==> flow/design.v <==
module rot_encoder
  #(parameter
    BAND_WIDTH = 32)
   (input logic                   sa,
    input logic                   sb,
    output logic [BAND_WIDTH-1:0] count,
    input logic                   clk,
    input logic                   rstn);
   logic [BAND_WIDTH-1:0]         count_r;
   logic [3:0]                    patern;
   logic [1:0]                    sa_q, sb_q;
   always_comb begin
      count  = count_r;
      patern = {sa_q[1], sb_q[1], sa_q[0], sb_q[0]};
   end
   always_ff @(posedge clk) begin
      if(!rstn) begin
         count_r <= 0;
         sa_q    <= 0;
         sb_q    <= 0;
      end
      else begin
         sa_q[1] <= sa_q[0];
         sb_q[1] <= sb_q[0];
         sa_q[0] <= sa;
         sb_q[0] <= sb;
         case(patern)
           4'b0010: count_r <= count_r + 1;
           4'b1011: count_r <= count_r + 1;
           4'b1101: count_r <= count_r + 1;
           4'b0100: count_r <= count_r + 1;
           4'b0001: count_r <= count_r - 1;
           4'b0111: count_r <= count_r - 1;
           4'b1110: count_r <= count_r - 1;
           4'b1000: count_r <= count_r - 1;
           default: count_r <= count_r;
         endcase
      end
   end
endmodule
module pwm_generator
  #(parameter
    BAND_WIDTH       = 32,
    PWM_PERIOD_CYCLE = 1000)
   (input logic [BAND_WIDTH-1:0] width,
    output logic                 pwm,
    input logic                  clk,
    input logic                  rstn);
   logic [BAND_WIDTH-1:0]        count_r;
   always_comb begin
      pwm = (count_r < width) ? 1 : 0;
   end
   always_ff @(posedge clk) begin
      if(!rstn) begin
         count_r <= 0;
      end
      else if(count_r < PWM_PERIOD_CYCLE) begin
         count_r <= count_r + 1;
      end
      else begin
         count_r <= 0;
      end
   end
endmodule
module p_controller
  #(parameter
    BAND_WIDTH         = 32,
    CLK_FREQ           = 100_000_000,
    ONE_ROTATION_PULSE = 630,  
    SAMPLING_RATE      = 100,  
    localparam
    PI_FIXED           = 804,  
    RESOLUTION         = 2 * PI_FIXED * SAMPLING_RATE / ONE_ROTATION_PULSE,
    UPDATE_INTERVAL    = CLK_FREQ / SAMPLING_RATE)
   (input  logic [31:0]           target_rot_v,
    input  logic [31:0]           p_gain,
    input  logic [31:0]           rot_cnt,
    output logic [BAND_WIDTH-1:0] pulse_width,
    input  logic                  clk,
    input  logic                  rstn);
   typedef enum logic [1:0] {STT_GET_ERROR,
                             STT_CALC_TERM,
                             STT_CALC_PULSE,
                             STT_WAIT} p_statetype;
   p_statetype  p_state;
   logic [31:0] cnt_r;
   logic        update_flag;
   logic [31:0] rot_cnt_r;
   logic signed [BAND_WIDTH*2-1:0] pulse_width_r, pulse_width_w;
   logic signed [BAND_WIDTH*2-1:0] rotate_samp_cnt_r;
   logic signed [BAND_WIDTH*2-1:0] error_w;
   logic signed [BAND_WIDTH*2-1:0] error_r, p_error_r;
   logic signed [BAND_WIDTH*2-1:0] p_term_r;
   logic signed [BAND_WIDTH*2-1:0] p_term_w;
   logic [31:0] p_gain_r;
   always_comb begin
      update_flag   = (cnt_r == UPDATE_INTERVAL) ? 1 : 0;
      error_w       = $signed(target_rot_v) - (rotate_samp_cnt_r * $signed(RESOLUTION));
      p_term_w      = ($signed(p_gain_r) * error_r);
      pulse_width_w = pulse_width_r + p_term_r;
      pulse_width   = pulse_width_r;
   end
   always_ff @(posedge clk) begin
      if(!rstn) begin
         p_state           <= STT_WAIT;
         cnt_r             <= 0;
         pulse_width_r     <= 0;
         rotate_samp_cnt_r <= 0;
         rot_cnt_r         <= 0;
         error_r           <= 0;
         p_error_r         <= 0;
         p_term_r          <= 0;
      end
      else begin
         p_gain_r <= p_gain;
         if(update_flag) begin
            cnt_r <= 0;
         end
         else begin
            cnt_r <= cnt_r + 1;
         end
         case(p_state)
           STT_GET_ERROR: begin
              p_error_r <= error_r;
              error_r   <= error_w;
              p_state <= STT_CALC_TERM;
           end
           STT_CALC_TERM: begin
              p_term_r <= p_term_w >>> 16;
              p_state  <= STT_CALC_PULSE;
           end
           STT_CALC_PULSE: begin
              pulse_width_r <= (target_rot_v != 0) ? pulse_width_w : 0;
              p_state       <= STT_WAIT;
           end
           STT_WAIT: begin
              if(update_flag) begin
                 rotate_samp_cnt_r <= $signed(rot_cnt) - $signed(rot_cnt_r);
                 rot_cnt_r         <= rot_cnt;
                 p_state           <= STT_GET_ERROR;
              end
           end
         endcase
      end
   end
endmodule
module motor_ctrl
  #(parameter
    CLK_FREQ = 100_000,
    localparam
    BAND_WIDTH         = 32,
    ONE_ROTATION_PULSE = 630,  
    SAMPLING_RATE      = 100,  
    PWM_PERIOD         = 40,   
    PWM_PERIOD_CYCLE   = (CLK_FREQ / 100_000) * PWM_PERIOD)
   (output logic                  pwm,
    output logic                  dir,
    output logic [BAND_WIDTH-1:0] pulse_width,
    output logic [BAND_WIDTH-1:0] rot_cnt,
    input  logic [31:0]           target_rot_v,
    input  logic [31:0]           p_gain,
    input  logic                  sa,
    input  logic                  sb,
    input  logic                  clk,
    input  logic                  rstn);
   logic [BAND_WIDTH-1:0] pwm_pulse_width;
   pwm_generator #(.BAND_WIDTH(BAND_WIDTH),
                   .PWM_PERIOD_CYCLE(PWM_PERIOD_CYCLE))
   pwm_gen_inst(.width(pwm_pulse_width),
                .pwm(pwm),
                .clk(clk),
                .rstn(rstn));
   rot_encoder #(.BAND_WIDTH(BAND_WIDTH))
   rot_encoder_inst(.sa(sa),
                    .sb(sb),
                    .count(rot_cnt),
                    .clk(clk),
                    .rstn(rstn));
   p_controller #(.BAND_WIDTH(BAND_WIDTH),
                  .CLK_FREQ(CLK_FREQ),
                  .ONE_ROTATION_PULSE(ONE_ROTATION_PULSE),
                  .SAMPLING_RATE(SAMPLING_RATE))
   p_ctrl_inst(.target_rot_v(target_rot_v),
               .p_gain(p_gain),
               .rot_cnt(rot_cnt),
               .pulse_width(pulse_width),
               .clk(clk),
               .rstn(rstn));
   always_comb begin
      dir             = pulse_width[31:31] ? 1'b1 : 1'b0;
      pwm_pulse_width = pulse_width[31:31] ? ~pulse_width : pulse_width;
   end
endmodule
### Step by step through the tools: motor_ctrl

What the tools print for motor_ctrl, step after step.
Lines are those of the file above, counted from 1.
Operators carry their Yosys type and port widths (W data, S select, Z words).
Not given: --

| inputs | value |
|---|---|
| top module | motor_ctrl |
| clock | clk |
| cell library | sky130hd |
| timing corner | tt_025C_1v80 |

### After elaboration

Source: Yosys, flattened and elaborated, memories not mapped. Widths are those after wreduce. Registers that Yosys merges into a memory's read port (data or address) are not register bits. Print and check cells do not count. Equal cells are merged and count once.

| bit counts | value |
|---|---|
| bits in registers | 406 |
| elaborated cells | 56 |

| cells by class | value |
|---|---|
| add/sub/neg operators | 7 |
| multiply operators | 2 |
| order comparisons | 2 |
| equal/unequal tests | 13 |
| muxes and demuxes | 8 |
| bitwise gates (word level) | 2 |
| reductions and logical operators | 10 |

Operators by type and width:

| cell | number |
|---|---|
| $mul A32 B64 Y64 | 1 |
| $mul A64 B9 Y64 const B | 1 |
| $add A32 B1 Y32 const B | 3 |
| $sub A32 B64 Y64 | 1 |
| $add A64 B48 Y64 | 1 |
| $pmux W32 S2 | 1 |
| $mux W64 | 1 |
| $sub A32 B32 Y33 | 1 |
| $sub A32 B1 Y32 const B | 1 |
| $eq A32 B10 Y1 const B | 1 |
| $lt A32 B32 Y1 | 1 |
| $lt A32 B6 Y1 const B | 1 |
| $not A32 Y32 | 1 |
| $reduce_bool A32 Y1 | 1 |
| $mux W32 | 1 |
| $eq A4 B4 Y1 const B | 4 |
| $eq A4 B3 Y1 const B | 2 |
| $reduce_or A4 Y1 | 2 |
| $pmux W2 S4 | 1 |
| $reduce_and A2 Y1 | 3 |
| $eq A2 B2 Y1 const B | 2 |
| $eq A4 B1 Y1 const B | 1 |
| $eq A4 B2 Y1 const B | 1 |
| $reduce_bool A4 Y1 | 1 |
| $mux W1 | 3 |
| $eq A2 B1 Y1 const B | 1 |
| $ne A2 B1 Y1 const B | 1 |
| $logic_not A2 Y1 | 1 |

Not listed: further kinds 4, cells in them 4.

### Depth

Yosys ltp: most cells in a row. Word level: on the elaborated netlist, between registers, memories and ports. Mapped: between sequential cells and ports; inverters and the memories' decode and read muxes count.

| logic depth | value |
|---|---|
| depth after elaboration | 4 |
| ABC_AREA | 0 |
| mapped depth | 29 |
| depth with buffers taken out | 27 |

### Synthesis result

Yosys stat after the flow's synthesis: flattened, memories mapped to cells. It holds for the ABC_AREA given above (unset counts as 0); a run with the other value may have another netlist.
Totals and module areas in this step are rounded.

| synthesis totals | value |
|---|---|
| standard cells after synthesis | 5969 |
| chip area (Yosys) | 0.054 mm^2 |
| area of sequential cells | 0.0066 mm^2 |
| flip-flop cells | 313 |
| buffers | 280 |

Cells by type:

| cell type | number |
|---|---|
| sky130_fd_sc_hd__fa_1 | 1095 |
| sky130_fd_sc_hd__dfxtp_1 | 281 |
| sky130_fd_sc_hd__ha_1 | 408 |
| sky130_fd_sc_hd__inv_1 | 1144 |
| sky130_fd_sc_hd__nand2_1 | 815 |
| sky130_fd_sc_hd__and2_1 | 449 |
| sky130_fd_sc_hd__xnor2_1 | 175 |
| sky130_fd_sc_hd__a21oi_1 | 227 |
| sky130_fd_sc_hd__clkbuf_1 | 259 |
| sky130_fd_sc_hd__edfxtp_1 | 32 |
| sky130_fd_sc_hd__xor2_1 | 88 |
| sky130_fd_sc_hd__nor2_1 | 201 |
| sky130_fd_sc_hd__a21o_1 | 73 |
| sky130_fd_sc_hd__mux2i_1 | 51 |
| sky130_fd_sc_hd__o21ai_0 | 102 |
| sky130_fd_sc_hd__nand3_1 | 68 |
| sky130_fd_sc_hd__a22o_1 | 30 |
| sky130_fd_sc_hd__a211oi_1 | 33 |

Other cell types: 67; their cells: 438.
The figures by module come from a second, unflattened synthesis with its own total; it is not the netlist above.

| second synthesis, totals | value |
|---|---|
| cells (unflattened synthesis) | 6092 |
| area (unflattened synthesis) | 0.055 mm^2 |

Each row is one instance without its submodules.

By module:

| module | times used | cells | area (mm^2) | sequential area (mm^2) |
|---|---|---|---|---|
| p_controller | 1 | 5522 | 0.05 | 0.0052 |
| rot_encoder (BAND_WIDTH=32) | 1 | 365 | 0.0029 | 0.00072 |
| pwm_generator | 1 | 168 | 0.0016 | 0.00064 |
| motor_ctrl | 1 | 37 | 0.00035 | 0 |

### Timing after synthesis

Source: OpenSTA report_checks on the synthesized netlist (no wires, ideal clock, input and output delay 20% of the period each), path of least setup slack; recovery checks are left aside. Register names are those of the netlist, which keeps one name where synthesis merged equal registers.

| timing path after synthesis | value |
|---|---|
| path type | register to register |
| start | reg p_ctrl_inst.p_gain_r[8] |
| end | reg p_ctrl_inst.p_term_r[30] |
| period | 10000 ps |
| launch time at the first pin | 0 ps |
| arrival time | 7115 ps |
| data required time | 9873 ps |
| path slack | 2758 ps |
| delay of the path | 7242 ps |
| stages on the path | 25 |
| buffers on the path | 2 |
| period reached after synthesis | 7242 ps |

"delay of the path" = arrival - input delay + setup time.
"stages on the path": output pins that drive a net of the path, with the launching flip-flop's if there is one; two outputs of one cell count as two.
"period reached after synthesis" is the clock period less the worst setup slack; recovery checks do not enter. This is arithmetic on one report: input and output delays are still those of the set period (20% each).
The rows between start and end are the longest chain of elaborated cells between them; the timing report does not say that the signal goes this way. Where chains are equally long, one stands for them.
Each line given opens the expression or statement behind the cell; cells for indexed reads and writes are added by Yosys, which also makes memories of some case tables.

| on the way, after synthesis | value |
|---|---|
| path through | sky130_fd_sc_hd__edfxtp_1 sky130_fd_sc_hd__clkbuf_1 sky130_fd_sc_hd__clkbuf_1 sky130_fd_sc_hd__nand2_1 sky130_fd_sc_hd__fa_1 sky130_fd_sc_hd__fa_1 sky130_fd_sc_hd__fa_1 sky130_fd_sc_hd__fa_1 sky130_fd_sc_hd__inv_1 sky130_fd_sc_hd__fa_1 sky130_fd_sc_hd__fa_1 sky130_fd_sc_hd__fa_1 sky130_fd_sc_hd__fa_1 sky130_fd_sc_hd__ha_1 sky130_fd_sc_hd__a21o_1 sky130_fd_sc_hd__a21o_1 sky130_fd_sc_hd__a21oi_1 sky130_fd_sc_hd__o21ai_0 sky130_fd_sc_hd__a2111oi_0 sky130_fd_sc_hd__and3b_1 sky130_fd_sc_hd__o31a_2 sky130_fd_sc_hd__o21ai_2 sky130_fd_sc_hd__a221o_1 sky130_fd_sc_hd__nand4b_1 sky130_fd_sc_hd__o211ai_1 |
| cells in the longest elaborated chain | 1 |

RTL lines, path after synthesis:

| what | RTL line | text |
|---|---|---|
| start, declared | 95 | `logic [31:0] p_gain_r;` |
| start, assigned | 115 | `p_gain_r <= p_gain;` |
| $mul A32 B64 Y64 | 99 | `p_term_w      = ($signed(p_gain_r) * error_r);` |
| end, assigned | 112 | `p_term_r          <= 0;` |
| end, assigned | 129 | `p_term_r <= p_term_w >>> 16;` |
| end, declared | 93 | `logic signed [BAND_WIDTH*2-1:0] p_term_r;` |

### Path in the finished layout

Path of least setup slack in the final report of flow run 1 (OpenROAD, finished layout, wires in). Where an end is a register, its clock arrival counts in the times.
The report prints the path's times to 10 ps; the period is as set.

| timing path after layout | value |
|---|---|
| path type | register to register |
| start | reg p_ctrl_inst.p_gain_r[6] |
| end | reg p_ctrl_inst.p_term_r[24] |
| period | 10000 ps |
| launch time at the first pin | 630 ps |
| arrival time | 9190 ps |
| data required time | 10510 ps |
| path slack | 1320 ps |
| stages on the path | 27 |
| buffers on the path | 1 |

The rows between start and end are the longest chain of elaborated cells between them; the timing report does not say that the signal goes this way. Where chains are equally long, one stands for them.

| on the way, after layout | value |
|---|---|
| path through | sky130_fd_sc_hd__edfxtp_1 sky130_fd_sc_hd__buf_4 sky130_fd_sc_hd__nand2_1 sky130_fd_sc_hd__fa_1 sky130_fd_sc_hd__inv_1 sky130_fd_sc_hd__fa_1 sky130_fd_sc_hd__fa_1 sky130_fd_sc_hd__inv_1 sky130_fd_sc_hd__fa_1 sky130_fd_sc_hd__inv_1 sky130_fd_sc_hd__fa_1 sky130_fd_sc_hd__fa_1 sky130_fd_sc_hd__fa_1 sky130_fd_sc_hd__inv_1 sky130_fd_sc_hd__fa_1 sky130_fd_sc_hd__inv_1 sky130_fd_sc_hd__ha_1 sky130_fd_sc_hd__and2_1 sky130_fd_sc_hd__and3_1 sky130_fd_sc_hd__nand3_1 sky130_fd_sc_hd__a2111oi_1 sky130_fd_sc_hd__and3b_1 sky130_fd_sc_hd__o31ai_1 sky130_fd_sc_hd__a21oi_1 sky130_fd_sc_hd__nor2_1 sky130_fd_sc_hd__nor2_1 sky130_fd_sc_hd__a22o_1 |
| cells in the longest elaborated chain | 1 |

RTL lines, path after layout:

| what | RTL line | text |
|---|---|---|
| start, declared | 95 | `logic [31:0] p_gain_r;` |
| start, assigned | 115 | `p_gain_r <= p_gain;` |
| $mul A32 B64 Y64 | 99 | `p_term_w      = ($signed(p_gain_r) * error_r);` |
| end, assigned | 112 | `p_term_r          <= 0;` |
| end, assigned | 129 | `p_term_r <= p_term_w >>> 16;` |
| end, declared | 93 | `logic signed [BAND_WIDTH*2-1:0] p_term_r;` |

Record of 4 stored runs of the RTL-to-layout flow on motor_ctrl, platform sky130hd. The runs are unordered. Constraints: input delay and output delay 20% of the set period each, output load 0.01 pF.
"achieved clock period" means the clock period less the worst setup slack. The figure is calculated, with input and output delays left at 20% of the set period.
By "critical setup path time" is meant the share of the clock period that the worst setup path is allowed (20% is reserved at inputs, 20% at outputs), minus its slack. Clock arrival times at its registers enter into it.
"power" is the tool's figure for a default switching activity; nothing was simulated.
"critical setup path time" is given in steps of 10 ps.
The measured numbers are rounded.

#### Flow run 1

| setting | value |
|---|---|
| CORE_UTILIZATION | `45` |
| PLACE_DENSITY | `0.6` |
| period_ns | `10.0` |
| CAP_MARGIN | `20` |
| CORE_MARGIN | `2` |
| SLEW_MARGIN | `20` |

| result | value |
|---|---|
| achieved clock period | 8678 ps |
| critical setup path time | 8680 ps |
| type of the worst setup path | register to register |
| std-cell area (final layout) | 0.059 mm^2 |
| utilization of the finished layout | 0.49 |
| power | 3900 uW |
| mapped cell area after synthesis | 0.054 mm^2 |
| die footprint | 0.12 mm^2 |
| sum of negative setup slack | 0 ps |
| worst setup slack after layout | 1300 ps |
| worst-case hold slack | 450 ps |

#### Flow run 2

| setting | value |
|---|---|
| CELL_PAD_IN_SITES_GLOBAL_PLACEMENT | `1` |
| CORE_UTILIZATION | `18` |
| GPL_ROUTABILITY_DRIVEN | `0` |
| MIN_ROUTING_LAYER | `met2` |
| SLEW_MARGIN | `40` |
| period_ns | `10.0` |
| CAP_MARGIN | `20` |
| CORE_MARGIN | `2` |

| result | value |
|---|---|
| achieved clock period | 8489 ps |
| critical setup path time | 8490 ps |
| type of the worst setup path | register to register |
| std-cell area (final layout) | 0.062 mm^2 |
| utilization of the finished layout | 0.21 |
| power | 4000 uW |
| mapped cell area after synthesis | 0.054 mm^2 |
| die footprint | 0.31 mm^2 |
| sum of negative setup slack | 0 ps |
| worst setup slack after layout | 1500 ps |
| worst-case hold slack | 450 ps |

#### Flow run 3

| setting | value |
|---|---|
| CAP_MARGIN | `10` |
| CELL_PAD_IN_SITES_DETAIL_PLACEMENT | `0` |
| CELL_PAD_IN_SITES_GLOBAL_PLACEMENT | `3` |
| CORE_ASPECT_RATIO | `0.55` |
| CORE_UTILIZATION | `69` |
| CTS_CLUSTER_DIAMETER | `81` |
| CTS_CLUSTER_SIZE | `98` |
| GPL_ROUTABILITY_DRIVEN | `0` |
| GPL_TIMING_DRIVEN | `1` |
| MIN_ROUTING_LAYER | `met1` |
| PLACE_DENSITY_LB_ADDON | `0.14` |
| SETUP_SLACK_MARGIN | `2.18` |
| TNS_END_PERCENT | `35` |
| period_ns | `12.6` |
| CORE_MARGIN | `2` |
| SLEW_MARGIN | `20` |

Unfinished; error FLW-0024 in placement.

#### Flow run 4

| setting | value |
|---|---|
| CELL_PAD_IN_SITES_DETAIL_PLACEMENT | `1` |
| CORE_MARGIN | `10` |
| CORE_UTILIZATION | `26` |
| PLACE_DENSITY | `0.6` |
| SETUP_SLACK_MARGIN | `2.15` |
| SLEW_MARGIN | `25` |
| period_ns | `10.9` |
| CAP_MARGIN | `20` |

| result | value |
|---|---|
| achieved clock period | 8416 ps |
| critical setup path time | 8420 ps |
| type of the worst setup path | register to register |
| std-cell area (final layout) | 0.06 mm^2 |
| utilization of the finished layout | 0.29 |
| power | 3500 uW |
| mapped cell area after synthesis | 0.054 mm^2 |
| die footprint | 0.23 mm^2 |
| sum of negative setup slack | 0 ps |
| worst setup slack after layout | 2500 ps |
| worst-case hold slack | 450 ps |
